==> flow/design.v <==
module instruction_fetch (
  input clk,
  input rstn,
  input suspend_cpu,
  input       pc_take_branch,    
  input [7:0] pc_branch_target,  
  output [7:0] pc_instruction_address
);
reg [7:0] pc;
always @(posedge clk or negedge rstn) begin
  if (rstn == 1'b0) begin
    pc <= 8'd0;
  end else if (pc_take_branch == 1'b1) begin
    pc <= pc_branch_target;
  end else if (suspend_cpu == 1'b0) begin
    pc <= pc + 8'd1;
  end
end
assign pc_instruction_address = pc;
endmodule
module instruction_decode (
  input clk,
  input rstn,
  input suspend_cpu,
  input [20:0] instruction,
  input [15:0] wb_regfile_writeback,  
  input  [3:0] wb_rd_id,              
  input        wb_reg_write,          
  output reg [4:0] opcode,
  output reg alu_src,
  output reg mem_branch,
  output reg mem_write,
  output reg mem_read,
  output reg reg_write,
  output reg mem_to_reg,
  output reg sema_read,
  output reg sema_write,
  output reg  [3:0] rd_id,
  output reg [15:0] rs1,
  output reg [15:0] rs2,
  output reg [15:0] imm
);
localparam ADD = 5'd0;
localparam SUB = 5'd1;
localparam MUL = 5'd2;
localparam DIV = 5'd3;
localparam AND = 5'd4;
localparam OR = 5'd5;
localparam XOR = 5'd6;
localparam NOT = 5'd7;
localparam ADDI = 5'd8;
localparam SUBI = 5'd9;
localparam MULI = 5'd10;
localparam DIVI = 5'd11;
localparam ANDI = 5'd12;
localparam ORI = 5'd13;
localparam XORI = 5'd14;
localparam SHL = 5'd15;
localparam SHR = 5'd16;
localparam SHLI = 5'd17;
localparam SHRI = 5'd18;
localparam BEQ = 5'd19;
localparam BNE = 5'd20;
localparam BGT = 5'd21;
localparam BLT = 5'd22;
localparam CEQ = 5'd23;
localparam CNE = 5'd24;
localparam CGT = 5'd25;
localparam CLT = 5'd26;
localparam LD = 5'd27;
localparam ST = 5'd28;
localparam SEMA_RD = 5'd29;
localparam SEMA_WR = 5'd30;
localparam JALR = 5'd31;
wire [4:0] op_i;
wire [3:0] rs1_id;
wire [3:0] rs2_id;
wire [7:0] i_imm;
wire [7:0] b_imm;
reg [15:0] regfile [1:15];
assign op_i   = instruction[4:0];
assign i_imm  = instruction[20:13];
assign b_imm  = {instruction[20:17], instruction[8:5]};
assign rs1_id = instruction[12:9];
assign rs2_id = instruction[16:13];
wire [15:0] rs1_val = (rs1_id == 4'd0) ? 16'd0 : regfile[rs1_id];
wire [15:0] rs2_val = (rs2_id == 4'd0) ? 16'd0 : regfile[rs2_id];
always @(posedge clk or negedge rstn) begin
  if (rstn == 1'b0) begin
    opcode <= 5'd0;
    alu_src <= 1'b0;
    mem_branch <= 1'b0;
    mem_write <= 1'b0;
    mem_read <= 1'b0;
    reg_write <= 1'b0;
    mem_to_reg <= 1'b0;
    sema_read <= 1'b0;
    sema_write <= 1'b0;
    rd_id <= 4'd0;
    rs1 <= 16'd0;
    rs2 <= 16'd0;
    imm <= 16'd0;
  end else if (suspend_cpu == 1'b0) begin
    opcode <= op_i;
    rd_id <= instruction[8:5];
    rs1 <= rs1_val;
    rs2 <= rs2_val;
    alu_src <= 1'b0;
    mem_branch <= 1'b0;
    mem_write <= 1'b0;
    mem_read <= 1'b0;
    reg_write <= 1'b0;
    mem_to_reg <= 1'b0;
    sema_read <= 1'b0;
    sema_write <= 1'b0;
    imm <= 16'd0;
    case (op_i)
      ADD, SUB, MUL, DIV, AND, OR, XOR, NOT, SHL, SHR: begin
        reg_write <= 1'b1;
      end
      ADDI, SUBI, MULI, DIVI, ANDI, ORI, XORI, SHLI, SHRI: begin
        alu_src <= 1'b1;
        reg_write <= 1'b1;
        imm <= {8'd0, i_imm};
      end
      BEQ, BNE, BGT, BLT: begin
        mem_branch <= 1'b1;
        imm <= {8'd0, b_imm};
      end
      CEQ, CNE, CGT, CLT: begin
        sema_write <= 1'b1;
      end
      LD: begin
        mem_read <= 1'b1;
        reg_write <= 1'b1;
        mem_to_reg <= 1'b1;
        imm <= {8'd0, i_imm};
      end
      ST: begin
        mem_write <= 1'b1;
        imm <= {8'd0, i_imm};
      end
      SEMA_RD: begin
        reg_write <= 1'b1;
        mem_to_reg <= 1'b1;
        sema_read <= 1'b1;
      end
      SEMA_WR: begin
        sema_write <= 1'b1;
      end
      JALR: begin
        mem_branch <= 1'b1;
        reg_write <= 1'b1;
      end
      default: begin
      end
    endcase
  end
end
integer i_reg;
always @(posedge clk or negedge rstn) begin
  if (rstn == 1'b0) begin
    for (i_reg = 1; i_reg < 16; i_reg = i_reg + 1) begin
      regfile[i_reg] <= 16'd0;
    end
  end else if ((wb_reg_write == 1'b1) && (wb_rd_id != 4'd0)) begin
    regfile[wb_rd_id] <= wb_regfile_writeback;
  end
end
endmodule
module instruction_execute (
  input  clk,
  input  rstn,
  input  suspend_cpu,
  output phase_done,
  input [4:0] id_opcode,
  input [7:0] id_pc,       
  input id_alu_src,
  input id_mem_branch,
  input id_mem_write,
  input id_mem_read,
  input id_reg_write,
  input id_mem_to_reg,
  input id_sema_read,
  input id_sema_write,
  input [3:0]  id_rd_id,
  input [15:0] id_rs1,
  input [15:0] id_rs2,
  input [15:0] id_imm,
  output reg [15:0] alu_result,
  output reg  [7:0] branch_target_address,
  output reg        branch_taken,
  output reg  [3:0] ex_rd_id,
  output reg        ex_mem_branch,
  output reg        ex_mem_write,
  output reg        ex_mem_read,
  output reg        ex_reg_write,
  output reg        ex_mem_to_reg,
  output reg        ex_sema_read,
  output reg        ex_sema_write,
  output reg  [7:0] ex_mem_addr,
  output reg [15:0] ex_mem_write_data
);
localparam ADD = 5'd0;
localparam SUB = 5'd1;
localparam MUL = 5'd2;
localparam DIV = 5'd3;
localparam AND = 5'd4;
localparam OR = 5'd5;
localparam XOR = 5'd6;
localparam NOT = 5'd7;
localparam ADDI = 5'd8;
localparam SUBI = 5'd9;
localparam MULI = 5'd10;
localparam DIVI = 5'd11;
localparam ANDI = 5'd12;
localparam ORI = 5'd13;
localparam XORI = 5'd14;
localparam SHL = 5'd15;
localparam SHR = 5'd16;
localparam SHLI = 5'd17;
localparam SHRI = 5'd18;
localparam BEQ = 5'd19;
localparam BNE = 5'd20;
localparam BGT = 5'd21;
localparam BLT = 5'd22;
localparam CEQ = 5'd23;
localparam CNE = 5'd24;
localparam CGT = 5'd25;
localparam CLT = 5'd26;
localparam JALR = 5'd31;
wire [15:0] alu_in1;
wire [15:0] alu_in2;
reg  [15:0] alu_single_cycle_out;
reg         cond;
wire is_multi_cycle = (id_opcode == MUL) || (id_opcode == MULI) ||
                      (id_opcode == DIV) || (id_opcode == DIVI);
wire is_div = (id_opcode == DIV) || (id_opcode == DIVI);
assign alu_in1 = id_rs1;
assign alu_in2 = (id_alu_src == 1'b1) ? id_imm : id_rs2;
always @(*) begin
  case (id_opcode)
    ADD, ADDI: alu_single_cycle_out = alu_in1 + alu_in2;
    SUB, SUBI: alu_single_cycle_out = alu_in1 - alu_in2;
    AND, ANDI: alu_single_cycle_out = alu_in1 & alu_in2;
    OR, ORI:   alu_single_cycle_out = alu_in1 | alu_in2;
    XOR, XORI: alu_single_cycle_out = alu_in1 ^ alu_in2;
    NOT:       alu_single_cycle_out = ~alu_in1;
    SHL, SHLI: alu_single_cycle_out = alu_in1 << alu_in2[3:0];
    SHR, SHRI: alu_single_cycle_out = alu_in1 >> alu_in2[3:0];
    JALR:      alu_single_cycle_out = {8'd0, id_pc};
    default:   alu_single_cycle_out = 16'b0;
  endcase
end
always @(*) begin
  case (id_opcode)
    BEQ, CEQ: cond = (alu_in1 == alu_in2);
    BNE, CNE: cond = (alu_in1 != alu_in2);
    BGT, CGT: cond = (alu_in1 > alu_in2);
    BLT, CLT: cond = (alu_in1 < alu_in2);
    JALR:     cond = 1'b1;
    default:  cond = 1'b0;
  endcase
end
reg [15:0] mul_acc;
reg [16:0] div_temp;
reg [15:0] dividend;
reg [15:0] divisor;
reg [15:0] multiplicand;
reg  [4:0] cycle_count;
wire [16:0] div_shift = {div_temp[15:0], dividend[15]};
wire [16:0] div_diff  = div_shift - {1'b0, divisor};
always @(posedge clk or negedge rstn) begin
  if (rstn == 1'b0) begin
    mul_acc <= 16'd0;
    div_temp <= 17'd0;
    dividend <= 16'd0;
    divisor <= 16'd0;
    multiplicand <= 16'd0;
    cycle_count <= 5'd0;
  end else if ((suspend_cpu == 1'b0) && is_multi_cycle) begin
    if (cycle_count == 5'd0) begin
      mul_acc <= 16'd0;
      div_temp <= 17'd0;
      multiplicand <= alu_in1;
      dividend <= is_div ? alu_in1 : alu_in2;
      divisor <= alu_in2;
      cycle_count <= 5'd1;
    end else if (cycle_count <= 5'd16) begin
      if (is_div) begin
        if (div_diff[16] == 1'b0) begin
          div_temp <= div_diff;
          dividend <= {dividend[14:0], 1'b1};
        end else begin
          div_temp <= div_shift;
          dividend <= {dividend[14:0], 1'b0};
        end
      end else begin
        if (dividend[0]) begin
          mul_acc <= mul_acc + multiplicand;
        end
        multiplicand <= multiplicand << 1;
        dividend <= dividend >> 1;
      end
      cycle_count <= cycle_count + 5'd1;
    end
  end else begin
    cycle_count <= 5'd0;
  end
end
assign phase_done = is_multi_cycle ? (cycle_count == 5'd17) : 1'b1;
always @(posedge clk or negedge rstn) begin
  if (rstn == 1'b0) begin
    alu_result    <= 16'd0;
    branch_target_address <= 8'd0;
    branch_taken  <= 1'b0;
    ex_rd_id      <= 4'b0;
    ex_mem_branch <= 1'b0;
    ex_mem_write  <= 1'b0;
    ex_mem_read   <= 1'b0;
    ex_reg_write  <= 1'b0;
    ex_mem_to_reg <= 1'b0;
    ex_sema_read  <= 1'b0;
    ex_sema_write <= 1'b0;
    ex_mem_addr   <= 8'd0;
    ex_mem_write_data <= 16'd0;
  end else if ((suspend_cpu == 1'b0) && phase_done) begin
    alu_result    <= is_multi_cycle ? (is_div ? dividend : mul_acc) : alu_single_cycle_out;
    branch_target_address <= (id_opcode == JALR) ? alu_in1[7:0] : id_imm[7:0];
    branch_taken  <= cond;
    ex_rd_id      <= id_rd_id;
    ex_mem_branch <= id_mem_branch;
    ex_mem_write  <= id_mem_write;
    ex_mem_read   <= id_mem_read;
    ex_reg_write  <= id_reg_write;
    ex_mem_to_reg <= id_mem_to_reg;
    ex_sema_read  <= id_sema_read;
    ex_sema_write <= id_sema_write;
    ex_mem_addr   <= id_imm[7:0];
    ex_mem_write_data <= (id_opcode == CEQ || id_opcode == CNE ||
                          id_opcode == CGT || id_opcode == CLT) ? {15'd0, cond} : id_rs1;
  end
end
endmodule
module memory_access (
  input clk,
  input rstn,
  input suspend_cpu,
  output phase_done,
  input sema_valid,
  input sema_data_in,
  input sema_is_empty,
  output sema_ready,
  output sema_write,
  output sema_data_out,
  input [15:0] ex_alu_result,
  input  [7:0] ex_branch_target_address,
  input        ex_branch_taken,
  input  [3:0] ex_rd_id,
  input        ex_mem_branch,
  input        ex_mem_write,
  input        ex_mem_read,
  input        ex_reg_write,
  input        ex_mem_to_reg,
  input        ex_sema_read,
  input        ex_sema_write,
  input  [7:0] ex_mem_addr,
  input [15:0] ex_mem_write_data,
  input [15:0] data_memory_read_data,
  output  [7:0] data_memory_address,
  output        data_memory_write_en,
  output [15:0] data_memory_write_data,
  output reg [15:0] mem_alu_result,
  output reg  [3:0] mem_rd_id,
  output reg        mem_reg_write,
  output            mem_take_branch,
  output      [7:0] mem_branch_target_address
);
assign data_memory_address = ex_mem_addr;
assign data_memory_write_en = ex_mem_write & ~suspend_cpu;
assign data_memory_write_data = ex_mem_write_data;
assign mem_take_branch = ex_branch_taken & ex_mem_branch & ~suspend_cpu;
assign mem_branch_target_address = ex_branch_target_address;
assign sema_write    = ex_sema_write & ~suspend_cpu;
assign sema_data_out = ex_mem_write_data[0];
assign sema_ready    = ex_sema_read & ~suspend_cpu;
assign phase_done = ex_sema_write ? sema_is_empty :
                    ex_sema_read  ? sema_valid    : 1'b1;
always @(posedge clk or negedge rstn) begin
  if (rstn == 1'b0) begin
    mem_alu_result <= 16'd0;
    mem_rd_id      <= 4'd0;
    mem_reg_write  <= 1'b0;
  end else if ((suspend_cpu == 1'b0) && phase_done) begin
    if (ex_mem_to_reg == 1'b1) begin
      mem_alu_result <= ex_sema_read ? {15'd0, sema_data_in} : data_memory_read_data;
    end else begin
      mem_alu_result <= ex_alu_result;
    end
    mem_rd_id      <= ex_rd_id;
    mem_reg_write  <= ex_reg_write;
  end
end
endmodule
module register_writeback (
  input suspend_cpu,
  input [15:0] mem_alu_result,
  input  [3:0] mem_rd_id,
  input        mem_reg_write,
  output [15:0] wb_regfile_writeback,
  output  [3:0] wb_rd_id,
  output        wb_reg_write
);
assign wb_reg_write = mem_reg_write & ~suspend_cpu;
assign wb_rd_id = mem_rd_id;
assign wb_regfile_writeback = mem_alu_result;
endmodule
module byte_unit_top (
  input clk,
  input rstn,
  output  [7:0] imem_addr,
  input  [20:0] imem_data,
  output  [7:0] dmem_addr,
  output        dmem_we,
  output [15:0] dmem_wdata,
  input  [15:0] dmem_rdata,
  input  sema_valid_i,  
  input  sema_data_i,   
  output sema_ready_o,  
  input  sema_is_empty_i,  
  output sema_write_o,     
  output sema_data_o,      
  output halted
);
wire [7:0]  if_instruction_address_o;
reg  [20:0] if_instruction;
wire [4:0]  id_opcode_o;
wire        id_alu_src_o;
wire        id_mem_branch_o;
wire        id_mem_write_o;
wire        id_mem_read_o;
wire        id_reg_write_o;
wire        id_mem_to_reg_o;
wire        id_sema_read_o;
wire        id_sema_write_o;
wire [3:0]  id_rd_id_o;
wire [15:0] id_rs1_o;
wire [15:0] id_rs2_o;
wire [15:0] id_imm_o;
wire        ex_phase_done_o;
wire [15:0] ex_alu_result_o;
wire  [7:0] ex_branch_target_address_o;
wire        ex_branch_taken_o;
wire  [3:0] ex_rd_id_o;
wire        ex_mem_branch_o;
wire        ex_mem_write_o;
wire        ex_mem_read_o;
wire        ex_reg_write_o;
wire        ex_mem_to_reg_o;
wire        ex_sema_read_o;
wire        ex_sema_write_o;
wire  [7:0] ex_mem_addr_o;
wire [15:0] ex_mem_write_data_o;
wire        mem_phase_done_o;
wire [15:0] mem_alu_result_o;
wire [3:0]  mem_rd_id_o;
wire        mem_reg_write_o;
wire        mem_take_branch_o;
wire  [7:0] mem_branch_target_address_o;
wire [15:0] wb_regfile_writeback_o;
wire  [3:0] wb_rd_id_o;
wire        wb_reg_write_o;
localparam [2:0] IF = 3'd0, ID = 3'd1, EX = 3'd2, MEM = 3'd3, WB = 3'd4, HALT = 3'd5;
reg [2:0] cpu_phase;
wire if_suspend_cpu_i  = (cpu_phase != IF);
wire id_suspend_cpu_i  = (cpu_phase != ID);
wire ex_suspend_cpu_i  = (cpu_phase != EX);
wire mem_suspend_cpu_i = (cpu_phase != MEM);
wire wb_suspend_cpu_i  = (cpu_phase != WB);
always @(posedge clk or negedge rstn) begin
  if (rstn == 1'b0) begin
    cpu_phase <= IF;
  end else begin
    case (cpu_phase)
      IF:  cpu_phase <= (&imem_data) ? HALT : ID;
      ID:  cpu_phase <= EX;
      EX:  if (ex_phase_done_o) cpu_phase <= MEM;
      MEM: if (mem_phase_done_o) cpu_phase <= WB;
      WB:  cpu_phase <= IF;
      default: cpu_phase <= HALT;
    endcase
  end
end
always @(posedge clk or negedge rstn) begin
  if (rstn == 1'b0) begin
    if_instruction <= {{16{1'b0}}, 5'b01111};  
  end else if (if_suspend_cpu_i == 1'b0) begin
    if_instruction <= imem_data;
  end
end
assign imem_addr = if_instruction_address_o;
assign halted = (cpu_phase == HALT);
instruction_fetch instruction_fetch_inst (
  .clk (clk),
  .rstn (rstn),
  .suspend_cpu (if_suspend_cpu_i),
  .pc_take_branch (mem_take_branch_o),
  .pc_branch_target (mem_branch_target_address_o),
  .pc_instruction_address (if_instruction_address_o)
);
instruction_decode instruction_decode_inst (
  .clk (clk),
  .rstn (rstn),
  .suspend_cpu (id_suspend_cpu_i),
  .instruction (if_instruction),
  .wb_regfile_writeback (wb_regfile_writeback_o),
  .wb_reg_write (wb_reg_write_o),
  .wb_rd_id (wb_rd_id_o),
  .opcode (id_opcode_o),
  .alu_src (id_alu_src_o),
  .mem_branch (id_mem_branch_o),
  .mem_write (id_mem_write_o),
  .mem_read (id_mem_read_o),
  .reg_write (id_reg_write_o),
  .mem_to_reg (id_mem_to_reg_o),
  .sema_read (id_sema_read_o),
  .sema_write (id_sema_write_o),
  .rd_id (id_rd_id_o),
  .rs1 (id_rs1_o),
  .rs2 (id_rs2_o),
  .imm (id_imm_o)
);
instruction_execute instruction_execute_inst (
  .clk (clk),
  .rstn (rstn),
  .suspend_cpu (ex_suspend_cpu_i),
  .phase_done (ex_phase_done_o),
  .id_opcode (id_opcode_o),
  .id_pc (if_instruction_address_o),
  .id_alu_src (id_alu_src_o),
  .id_mem_branch (id_mem_branch_o),
  .id_mem_write (id_mem_write_o),
  .id_mem_read (id_mem_read_o),
  .id_reg_write (id_reg_write_o),
  .id_mem_to_reg (id_mem_to_reg_o),
  .id_sema_read (id_sema_read_o),
  .id_sema_write (id_sema_write_o),
  .id_rd_id (id_rd_id_o),
  .id_rs1 (id_rs1_o),
  .id_rs2 (id_rs2_o),
  .id_imm (id_imm_o),
  .alu_result (ex_alu_result_o),
  .branch_target_address (ex_branch_target_address_o),
  .branch_taken (ex_branch_taken_o),
  .ex_rd_id (ex_rd_id_o),
  .ex_mem_branch (ex_mem_branch_o),
  .ex_mem_write (ex_mem_write_o),
  .ex_mem_read (ex_mem_read_o),
  .ex_reg_write (ex_reg_write_o),
  .ex_mem_to_reg (ex_mem_to_reg_o),
  .ex_sema_read (ex_sema_read_o),
  .ex_sema_write (ex_sema_write_o),
  .ex_mem_addr (ex_mem_addr_o),
  .ex_mem_write_data (ex_mem_write_data_o)
);
memory_access memory_access_inst (
  .clk (clk),
  .rstn (rstn),
  .suspend_cpu (mem_suspend_cpu_i),
  .phase_done (mem_phase_done_o),
  .sema_valid (sema_valid_i),
  .sema_data_in (sema_data_i),
  .sema_is_empty (sema_is_empty_i),
  .sema_ready (sema_ready_o),
  .sema_write (sema_write_o),
  .sema_data_out (sema_data_o),
  .ex_alu_result (ex_alu_result_o),
  .ex_branch_target_address (ex_branch_target_address_o),
  .ex_branch_taken (ex_branch_taken_o),
  .ex_rd_id (ex_rd_id_o),
  .ex_mem_branch (ex_mem_branch_o),
  .ex_mem_write (ex_mem_write_o),
  .ex_mem_read (ex_mem_read_o),
  .ex_reg_write (ex_reg_write_o),
  .ex_mem_to_reg (ex_mem_to_reg_o),
  .ex_sema_read (ex_sema_read_o),
  .ex_sema_write (ex_sema_write_o),
  .ex_mem_addr (ex_mem_addr_o),
  .ex_mem_write_data (ex_mem_write_data_o),
  .data_memory_read_data (dmem_rdata),
  .data_memory_address (dmem_addr),
  .data_memory_write_en (dmem_we),
  .data_memory_write_data (dmem_wdata),
  .mem_alu_result (mem_alu_result_o),
  .mem_rd_id (mem_rd_id_o),
  .mem_reg_write (mem_reg_write_o),
  .mem_take_branch (mem_take_branch_o),
  .mem_branch_target_address (mem_branch_target_address_o)
);
register_writeback register_writeback_inst (
  .suspend_cpu (wb_suspend_cpu_i),
  .mem_alu_result (mem_alu_result_o),
  .mem_rd_id (mem_rd_id_o),
  .mem_reg_write (mem_reg_write_o),
  .wb_regfile_writeback (wb_regfile_writeback_o),
  .wb_rd_id (wb_rd_id_o),
  .wb_reg_write (wb_reg_write_o)
);
endmodule
# Reports on byte_unit_top
# Each step is given for the RTL above and for the edited RTL.
# "orig" refers to lines of the RTL above, "edited" to lines of the edited file.
# "diff": "edited" minus "orig" as printed here. "rel_change_pct": 100 x difference / "orig".
# Library cell names are shortened.
# The mark n/a stands for no value.
[inputs]
top_module = "byte_unit_top"
clock_port = "clk"
library = "sky130hd"
corner = "tt_025C_1v80"

# The edit
# Unified diff, file above to edited file.
# A script made this edit. It changes what the design does and was not meant as an optimisation.
# begin of diff
@@ -200,5 +200,5 @@
   output reg        ex_sema_write,
   output reg  [7:0] ex_mem_addr,
-  output reg [15:0] ex_mem_write_data
+  output reg [14:0] ex_mem_write_data
 );
 localparam ADD = 5'd0;
# end of diff

# Word level
# Yosys after proc, flatten, opt, wreduce and memory -nomap, before mapping. Print and check cells are not counted. Equal cells are merged and count once.
[bits]
columns = ["item", "orig", "edited", "diff", "rel_change_pct"]
rows = [
  ["input_bits", 42, 42, 0, 0.00],
  ["out_inout_bits", 37, 37, 0, 0.00],
  ["ff_bits", 501, 500, -1, -0.20],
  ["elab_cells", 306, 306, 0, 0.00],
]
[classes]
columns = ["item", "orig", "edited", "diff", "rel_change_pct"]
rows = [
  ["add_sub_neg", 6, 6, 0, 0.00],
  ["muxes", 49, 49, 0, 0.00],
  ["reduce_and_logical", 62, 62, 0, 0.00],
  ["n_cmp", 3, 3, 0, 0.00],
  ["eq_ne", 120, 120, 0, 0.00],
  ["logic", 13, 13, 0, 0.00],
  ["shift", 2, 2, 0, 0.00],
]
[ops]
columns = ["cell", "orig", "edited", "diff", "rel_change_pct"]
rows = [
  ["16-bit 2-to-1 mux", 23, 22, -1, -4.35],
  ["15-bit 2-to-1 mux", 0, 1, 1, "n/a"],
  ["5-bit equality test (second input constant)", 29, 29, 0, 0.00],
  ["4-bit equality test (second input constant)", 24, 24, 0, 0.00],
  ["2-bit AND reduction", 18, 18, 0, 0.00],
  ["5-bit by 4-bit equality test with 1-bit output (second input constant)", 16, 16, 0, 0.00],
  ["4-bit by 3-bit equality test with 1-bit output (second input constant)", 12, 12, 0, 0.00],
  ["2-bit OR reduction", 12, 12, 0, 0.00],
  ["1-bit 2-to-1 mux", 11, 11, 0, 0.00],
  ["5-bit by 3-bit equality test with 1-bit output (second input constant)", 8, 8, 0, 0.00],
  ["1-bit logical OR", 7, 7, 0, 0.00],
  ["1-bit AND", 6, 6, 0, 0.00],
  ["4-bit by 2-bit equality test with 1-bit output (second input constant)", 6, 6, 0, 0.00],
  ["5-bit by 2-bit equality test with 1-bit output (second input constant)", 4, 4, 0, 0.00],
  ["1-bit logical AND", 4, 4, 0, 0.00],
  ["4-bit by 1-bit equality test with 1-bit output (second input constant)", 3, 3, 0, 0.00],
  ["5-bit zero test", 3, 3, 0, 0.00],
  ["3-bit 2-to-1 mux", 3, 3, 0, 0.00],
  ["5-bit 2-to-1 mux", 3, 3, 0, 0.00],
  ["8-bit 2-to-1 mux", 3, 3, 0, 0.00],
  ["2-bit by 1-bit != test with 1-bit output (second input constant)", 3, 3, 0, 0.00],
  ["1-bit NOT", 3, 3, 0, 0.00],
  ["2-bit nonzero test", 3, 3, 0, 0.00],
  ["16-bit adder", 2, 2, 0, 0.00],
  ["3-bit by 2-bit equality test with 1-bit output (second input constant)", 2, 2, 0, 0.00],
  ["3-bit equality test (second input constant)", 2, 2, 0, 0.00],
  ["5-bit by 1-bit equality test with 1-bit output (second input constant)", 2, 2, 0, 0.00],
  ["4-bit zero test", 2, 2, 0, 0.00],
]
# The list need not be complete.

# Longest topological paths
# Yosys ltp: most cells in a row. Word level: on the elaborated netlist, between registers, memories and ports. Mapped: between sequential cells and ports; inverters and the memories' decode and read muxes count.
[depth]
columns = ["item", "orig", "edited", "diff", "rel_change_pct"]
rows = [
  ["word_depth", 7, 7, 0, 0.00],
  ["abc_area", "0", "0", "n/a", "n/a"],
  ["ltp_mapped", 13, 16, 3, 23.08],
  ["depth_no_buf", 11, 13, 2, 18.18],
]

# Mapped cells and area
# Source: synth_stat.txt of the flow (Yosys; design flattened, memories mapped). It holds for the ABC_AREA given above (unset counts as 0); a run with the other value may have another netlist.
[synth_totals]
columns = ["item", "orig", "edited", "diff", "rel_change_pct"]
rows = [
  ["buffers", 204, 189, -15, -7.35],
  ["ff_cells", 493, 492, -1, -0.20],
  ["synth_area_um2", 28511.1, 27924.3, -586.8, -2.06],
  ["stdcells", 2858, 2867, 9, 0.31],
  ["seq_area_um2", 12341.8, 12316.8, -25.0, -0.20],
]
[types]
columns = ["type", "orig", "edited", "diff", "rel_change_pct"]
rows = [
  ["a21oi_1", 122, 188, 66, 54.10],
  ["o21ai_0", 105, 146, 41, 39.05],
  ["nor2_1", 180, 206, 26, 14.44],
  ["nand2_1", 359, 379, 20, 5.57],
  ["a22oi_1", 112, 132, 20, 17.86],
  ["nand4_1", 44, 24, -20, -45.45],
  ["a22o_1", 54, 35, -19, -35.19],
  ["a31oi_1", 33, 16, -17, -51.52],
  ["mux2_2", 266, 250, -16, -6.02],
  ["buf_2", 27, 14, -13, -48.15],
  ["nor3_1", 53, 42, -11, -20.75],
  ["inv_1", 76, 85, 9, 11.84],
  ["o211ai_2", 8, 0, -8, -100.00],
  ["clkbuf_1", 150, 157, 7, 4.67],
  ["a21o_1", 19, 12, -7, -36.84],
  ["buf_1", 17, 10, -7, -41.18],
  ["nand3_1", 76, 70, -6, -7.89],
  ["mux2i_1", 73, 67, -6, -8.22],
]
# The list need not be complete.
# The figures by module come from a second, unflattened synthesis with its own total; it is not the netlist above.
[unflattened]
columns = ["item", "orig", "edited", "diff", "rel_change_pct"]
rows = [
  ["hier_cells", 3208, 3192, -16, -0.50],
  ["hier_area_um2", 30912.1, 31092.3, 180.2, 0.58],
]
# Each row is one instance without its submodules.
[modules_orig]
columns = ["mod", "cells", "seq_area_um2", "instances", "mod_area_um2"]
rows = [
  ["instruction_decode", 1400, 7432.1, 1, 15899.0],
  ["instruction_execute", 1528, 3628.5, 1, 11982.7],
  ["memory_access", 138, 525.5, 1, 1372.6],
  ["byte_unit_top", 74, 605.6, 1, 1059.8],
  ["instruction_fetch", 47, 200.2, 1, 434.2],
  ["register_writeback", 21, 0.0, 1, 163.9],
]
[modules_edited]
columns = ["mod", "cells", "seq_area_um2", "instances", "mod_area_um2"]
rows = [
  ["instruction_decode", 1400, 7432.1, 1, 15899.0],
  ["instruction_execute", 1511, 3603.5, 1, 12159.2],
  ["memory_access", 138, 525.5, 1, 1372.6],
  ["byte_unit_top", 75, 605.6, 1, 1063.5],
  ["instruction_fetch", 47, 200.2, 1, 434.2],
  ["register_writeback", 21, 0.0, 1, 163.9],
]

# Path before layout
# Source: OpenSTA report_checks on the synthesized netlist (no wires, ideal clock, input and output delay 20% of the period each), path of least setup slack; recovery checks are left aside. Register names are those of the netlist, which keeps one name where synthesis merged equal registers.
[synth_path]
columns = ["item", "orig", "edited", "diff", "rel_change_pct"]
rows = [
  ["path_kind", "reg2reg", "reg2reg", "n/a", "n/a"],
  ["startpoint", "register instruction_decode_inst.alu_src", "register instruction_decode_inst.alu_src", "n/a", "n/a"],
  ["endpoint", "register instruction_execute_inst.alu_result[10]", "register instruction_execute_inst.alu_result[13]", "n/a", "n/a"],
  ["path_buffers", 3, 3, 0, 0.00],
  ["required_time_ps", 4861, 4874, 13, 0.27],
  ["setup_time_ps", 139, 126, -13, "n/a"],
  ["path_slack_ps", 1594, 1388, -206, "n/a"],
  ["stages", 13, 14, 1, 7.69],
  ["arrival_ps", 3268, 3486, 218, 6.67],
  ["clock_period_ps", 5000, 5000, 0, 0.00],
  ["t_first_pin_ps", 0, 0, 0, "n/a"],
  ["delay_ps", 3407, 3612, 205, 6.02],
  ["period_less_setup_slack_ps", 3406, 3612, 206, 6.05],
]
# "delay_ps" is the arrival time less input delay plus setup time.
# "stages": output pins that drive a net of the path, with the launching flip-flop's if there is one; two outputs of one cell count as two.
# "period_less_setup_slack_ps" is the clock period less the worst setup slack; recovery checks do not enter. This is arithmetic on one report: input and output delays are still those of the set period (20% each).
# Between the ends stands the longest chain of elaborated cells between them, by number of cells; it is not shown to be the way that was timed. Of several equally long chains one is given.
# Each line given opens the expression or statement behind the cell; cells for indexed reads and writes are added by Yosys, which also makes memories of some case tables.
# At most two assigning lines are given for a register; there are more.
[synth_between_orig]
path_cell_list = "dfrtp_1 > buf_6 > clkbuf_1 > mux2i_1 > ha_1 > buf_2 > or3b_1 > and3_1 > a2111o_1 > nand2_1 > mux2_2 > a2111oi_0 > a21oi_1"
elab_chain_len = 4
cone_cells = 10
cone_lines = 10
cone_classes = "add/sub: 2; shift: 2; mux: 3; logic: 3"
[synth_rtl_orig]
columns = ["item", "line_no", "rtl"]
rows = [
  ["start: declaration", 30, "output reg alu_src,"],
  ["start: assignment", 91, "alu_src <= 1'b0;"],
  ["start: assignment", 108, "alu_src <= 1'b0;"],
  ["16-bit 2-to-1 mux", 240, "assign alu_in2 = (id_alu_src == 1'b1) ? id_imm : id_rs2;"],
  ["16-bit subtractor", 244, "SUB, SUBI: alu_single_cycle_out = alu_in1 - alu_in2;"],
  ["16-bit parallel mux with 9-bit select", 242, "case (id_opcode)"],
  ["16-bit 2-to-1 mux", 328, "alu_result    <= is_multi_cycle ? (is_div ? dividend : mul_acc) : alu_single_cycle_out;"],
  ["end: assignment", 314, "alu_result    <= 16'd0;"],
  ["end: assignment", 328, ""],
  ["end: declaration", 190, "output reg [15:0] alu_result,"],
]
[synth_between_edited]
path_cell_list = "dfrtp_1 > buf_4 > mux2i_1 > clkbuf_1 > clkbuf_1 > ha_1 > or3_1 > a21oi_1 > o2111ai_1 > and4_1 > a221o_1 > a21oi_1 > a21oi_1 > o32a_1"
elab_chain_len = 4
cone_cells = 10
cone_lines = 10
cone_classes = "add/sub: 2; shift: 2; mux: 3; logic: 3"
[synth_rtl_edited]
columns = ["item", "line_no", "rtl"]
rows = [
  ["start: declaration", 30, "output reg alu_src,"],
  ["start: assignment", 91, "alu_src <= 1'b0;"],
  ["start: assignment", 108, "alu_src <= 1'b0;"],
  ["16-bit 2-to-1 mux", 240, "assign alu_in2 = (id_alu_src == 1'b1) ? id_imm : id_rs2;"],
  ["16-bit subtractor", 244, "SUB, SUBI: alu_single_cycle_out = alu_in1 - alu_in2;"],
  ["16-bit parallel mux with 9-bit select", 242, "case (id_opcode)"],
  ["16-bit 2-to-1 mux", 328, "alu_result    <= is_multi_cycle ? (is_div ? dividend : mul_acc) : alu_single_cycle_out;"],
  ["end: assignment", 314, "alu_result    <= 16'd0;"],
  ["end: assignment", 328, ""],
  ["end: declaration", 190, "output reg [15:0] alu_result,"],
]

# Worst path after layout
# Path of least setup slack in the final report of the runs of pair A (OpenROAD, finished layout, wires in). Where an end is a register, its clock arrival counts in the times.
# The path's times are printed in steps of 10 ps; the period is the one set.
[layout_path]
columns = ["item", "orig", "edited", "diff", "rel_change_pct"]
rows = [
  ["path_kind", "reg2reg", "reg2reg", "n/a", "n/a"],
  ["startpoint", "register instruction_decode_inst.alu_src", "register instruction_decode_inst.alu_src", "n/a", "n/a"],
  ["endpoint", "register instruction_execute_inst.alu_result[12]", "register instruction_execute_inst.ex_mem_write_data[0]", "n/a", "n/a"],
  ["required_time_ps", 5490, 5520, 30, 0.55],
  ["path_buffers", 1, 0, -1, -100.00],
  ["stages", 11, 14, 3, 27.27],
  ["clock_period_ps", 5000, 5000, 0, 0.00],
  ["arrival_ps", 4280, 4540, 260, 6.07],
  ["t_first_pin_ps", 640, 640, 0, 0.00],
  ["path_slack_ps", 1210, 980, -230, "n/a"],
  ["setup_time_ps", 130, 120, -10, "n/a"],
]
# Between the ends stands the longest chain of elaborated cells between them, by number of cells; it is not shown to be the way that was timed. Of several equally long chains one is given.
# At most two assigning lines are given for a register; there are more.
[layout_between_orig]
path_cell_list = "dfrtp_1 > buf_4 > mux2i_1 > ha_1 > or3b_1 > a31oi_2 > o311ai_0 > a31oi_1 > o31a_1 > o21ai_0 > a21oi_1"
elab_chain_len = 4
cone_cells = 10
cone_lines = 10
cone_classes = "add/sub: 2; shift: 2; mux: 3; logic: 3"
[layout_rtl_orig]
columns = ["item", "line_no", "rtl"]
rows = [
  ["start: declaration", 30, "output reg alu_src,"],
  ["start: assignment", 91, "alu_src <= 1'b0;"],
  ["start: assignment", 108, "alu_src <= 1'b0;"],
  ["16-bit 2-to-1 mux", 240, "assign alu_in2 = (id_alu_src == 1'b1) ? id_imm : id_rs2;"],
  ["16-bit subtractor", 244, "SUB, SUBI: alu_single_cycle_out = alu_in1 - alu_in2;"],
  ["16-bit parallel mux with 9-bit select", 242, "case (id_opcode)"],
  ["16-bit 2-to-1 mux", 328, "alu_result    <= is_multi_cycle ? (is_div ? dividend : mul_acc) : alu_single_cycle_out;"],
  ["end: assignment", 314, "alu_result    <= 16'd0;"],
  ["end: assignment", 328, ""],
  ["end: declaration", 190, "output reg [15:0] alu_result,"],
]
[layout_between_edited]
path_cell_list = "dfrtp_1 > mux2i_2 > inv_1 > ha_1 > fa_1 > nand2b_1 > a21oi_1 > o21ai_0 > a211oi_1 > o21ai_0 > a31oi_1 > mux2_2 > nor2_1 > a21oi_1"
elab_chain_len = 4
cone_cells = 7
cone_lines = 7
cone_classes = "compare: 2; eq/ne: 2; mux: 3"
[layout_rtl_edited]
columns = ["item", "line_no", "rtl"]
rows = [
  ["start: declaration", 30, "output reg alu_src,"],
  ["start: assignment", 91, "alu_src <= 1'b0;"],
  ["start: assignment", 108, "alu_src <= 1'b0;"],
  ["16-bit 2-to-1 mux", 240, "assign alu_in2 = (id_alu_src == 1'b1) ? id_imm : id_rs2;"],
  ["16-bit < comparator", 260, "BLT, CLT: cond = (alu_in1 < alu_in2);"],
  ["1-bit parallel mux with 5-bit select", 256, "case (id_opcode)"],
  ["15-bit 2-to-1 mux", 340, "ex_mem_write_data <= (id_opcode == CEQ || id_opcode == CNE ||"],
  ["end: assignment", 326, "ex_mem_write_data <= 16'd0;"],
  ["end: assignment", 340, ""],
  ["end: declaration", 202, "output reg [14:0] ex_mem_write_data"],
]

# Layout results
# Both versions went through the flow (Yosys, OpenROAD) with the same settings in each pair. Constraints: input delay and output delay 20% of the set period each, output load 0.01 pF.
[settings_pair_A]
CORE_UTILIZATION = 40
period_ns = 5.0
CAP_MARGIN = 20
CORE_MARGIN = 2
SLEW_MARGIN = 20
[results_pair_A]
columns = ["item", "orig", "edited", "diff", "rel_change_pct"]
rows = [
  ["worstSetupSlack_ps", 1211, 978, -233, "n/a"],
  ["power_mw", 8.257, 8.218, -0.039, -0.47],
  ["synth_area_um2", 28511.1, 27924.3, -586.8, -2.06],
  ["die_um2", 73430.2, 71939.3, -1490.9, -2.03],
  ["cell_area_final_um2", 32382.3, 31894.3, -488.0, -1.51],
  ["tns_ps", 0, 0, 0, "n/a"],
]
[settings_pair_B]
CORE_MARGIN = 2
CORE_UTILIZATION = 23
GPL_ROUTABILITY_DRIVEN = 1
GPL_TIMING_DRIVEN = 1
PLACE_DENSITY_LB_ADDON = 0.08
SETUP_SLACK_MARGIN = -0.14
SLEW_MARGIN = 20
TNS_END_PERCENT = 20
period_ns = 2.95
CAP_MARGIN = 20
[results_pair_B]
columns = ["item", "orig", "edited", "diff", "rel_change_pct"]
rows = [
  ["worstSetupSlack_ps", -220, -135, 85, "n/a"],
  ["power_mw", 15.529, 15.089, -0.440, -2.83],
  ["synth_area_um2", 28511.1, 27924.3, -586.8, -2.06],
  ["die_um2", 126793.0, 124214.0, -2579.0, -2.03],
  ["cell_area_final_um2", 35889.4, 35539.1, -350.3, -0.98],
  ["tns_ps", -770, -751, 19, "n/a"],
]
# "power_mw" is the tool's figure for a default switching activity; nothing was simulated.
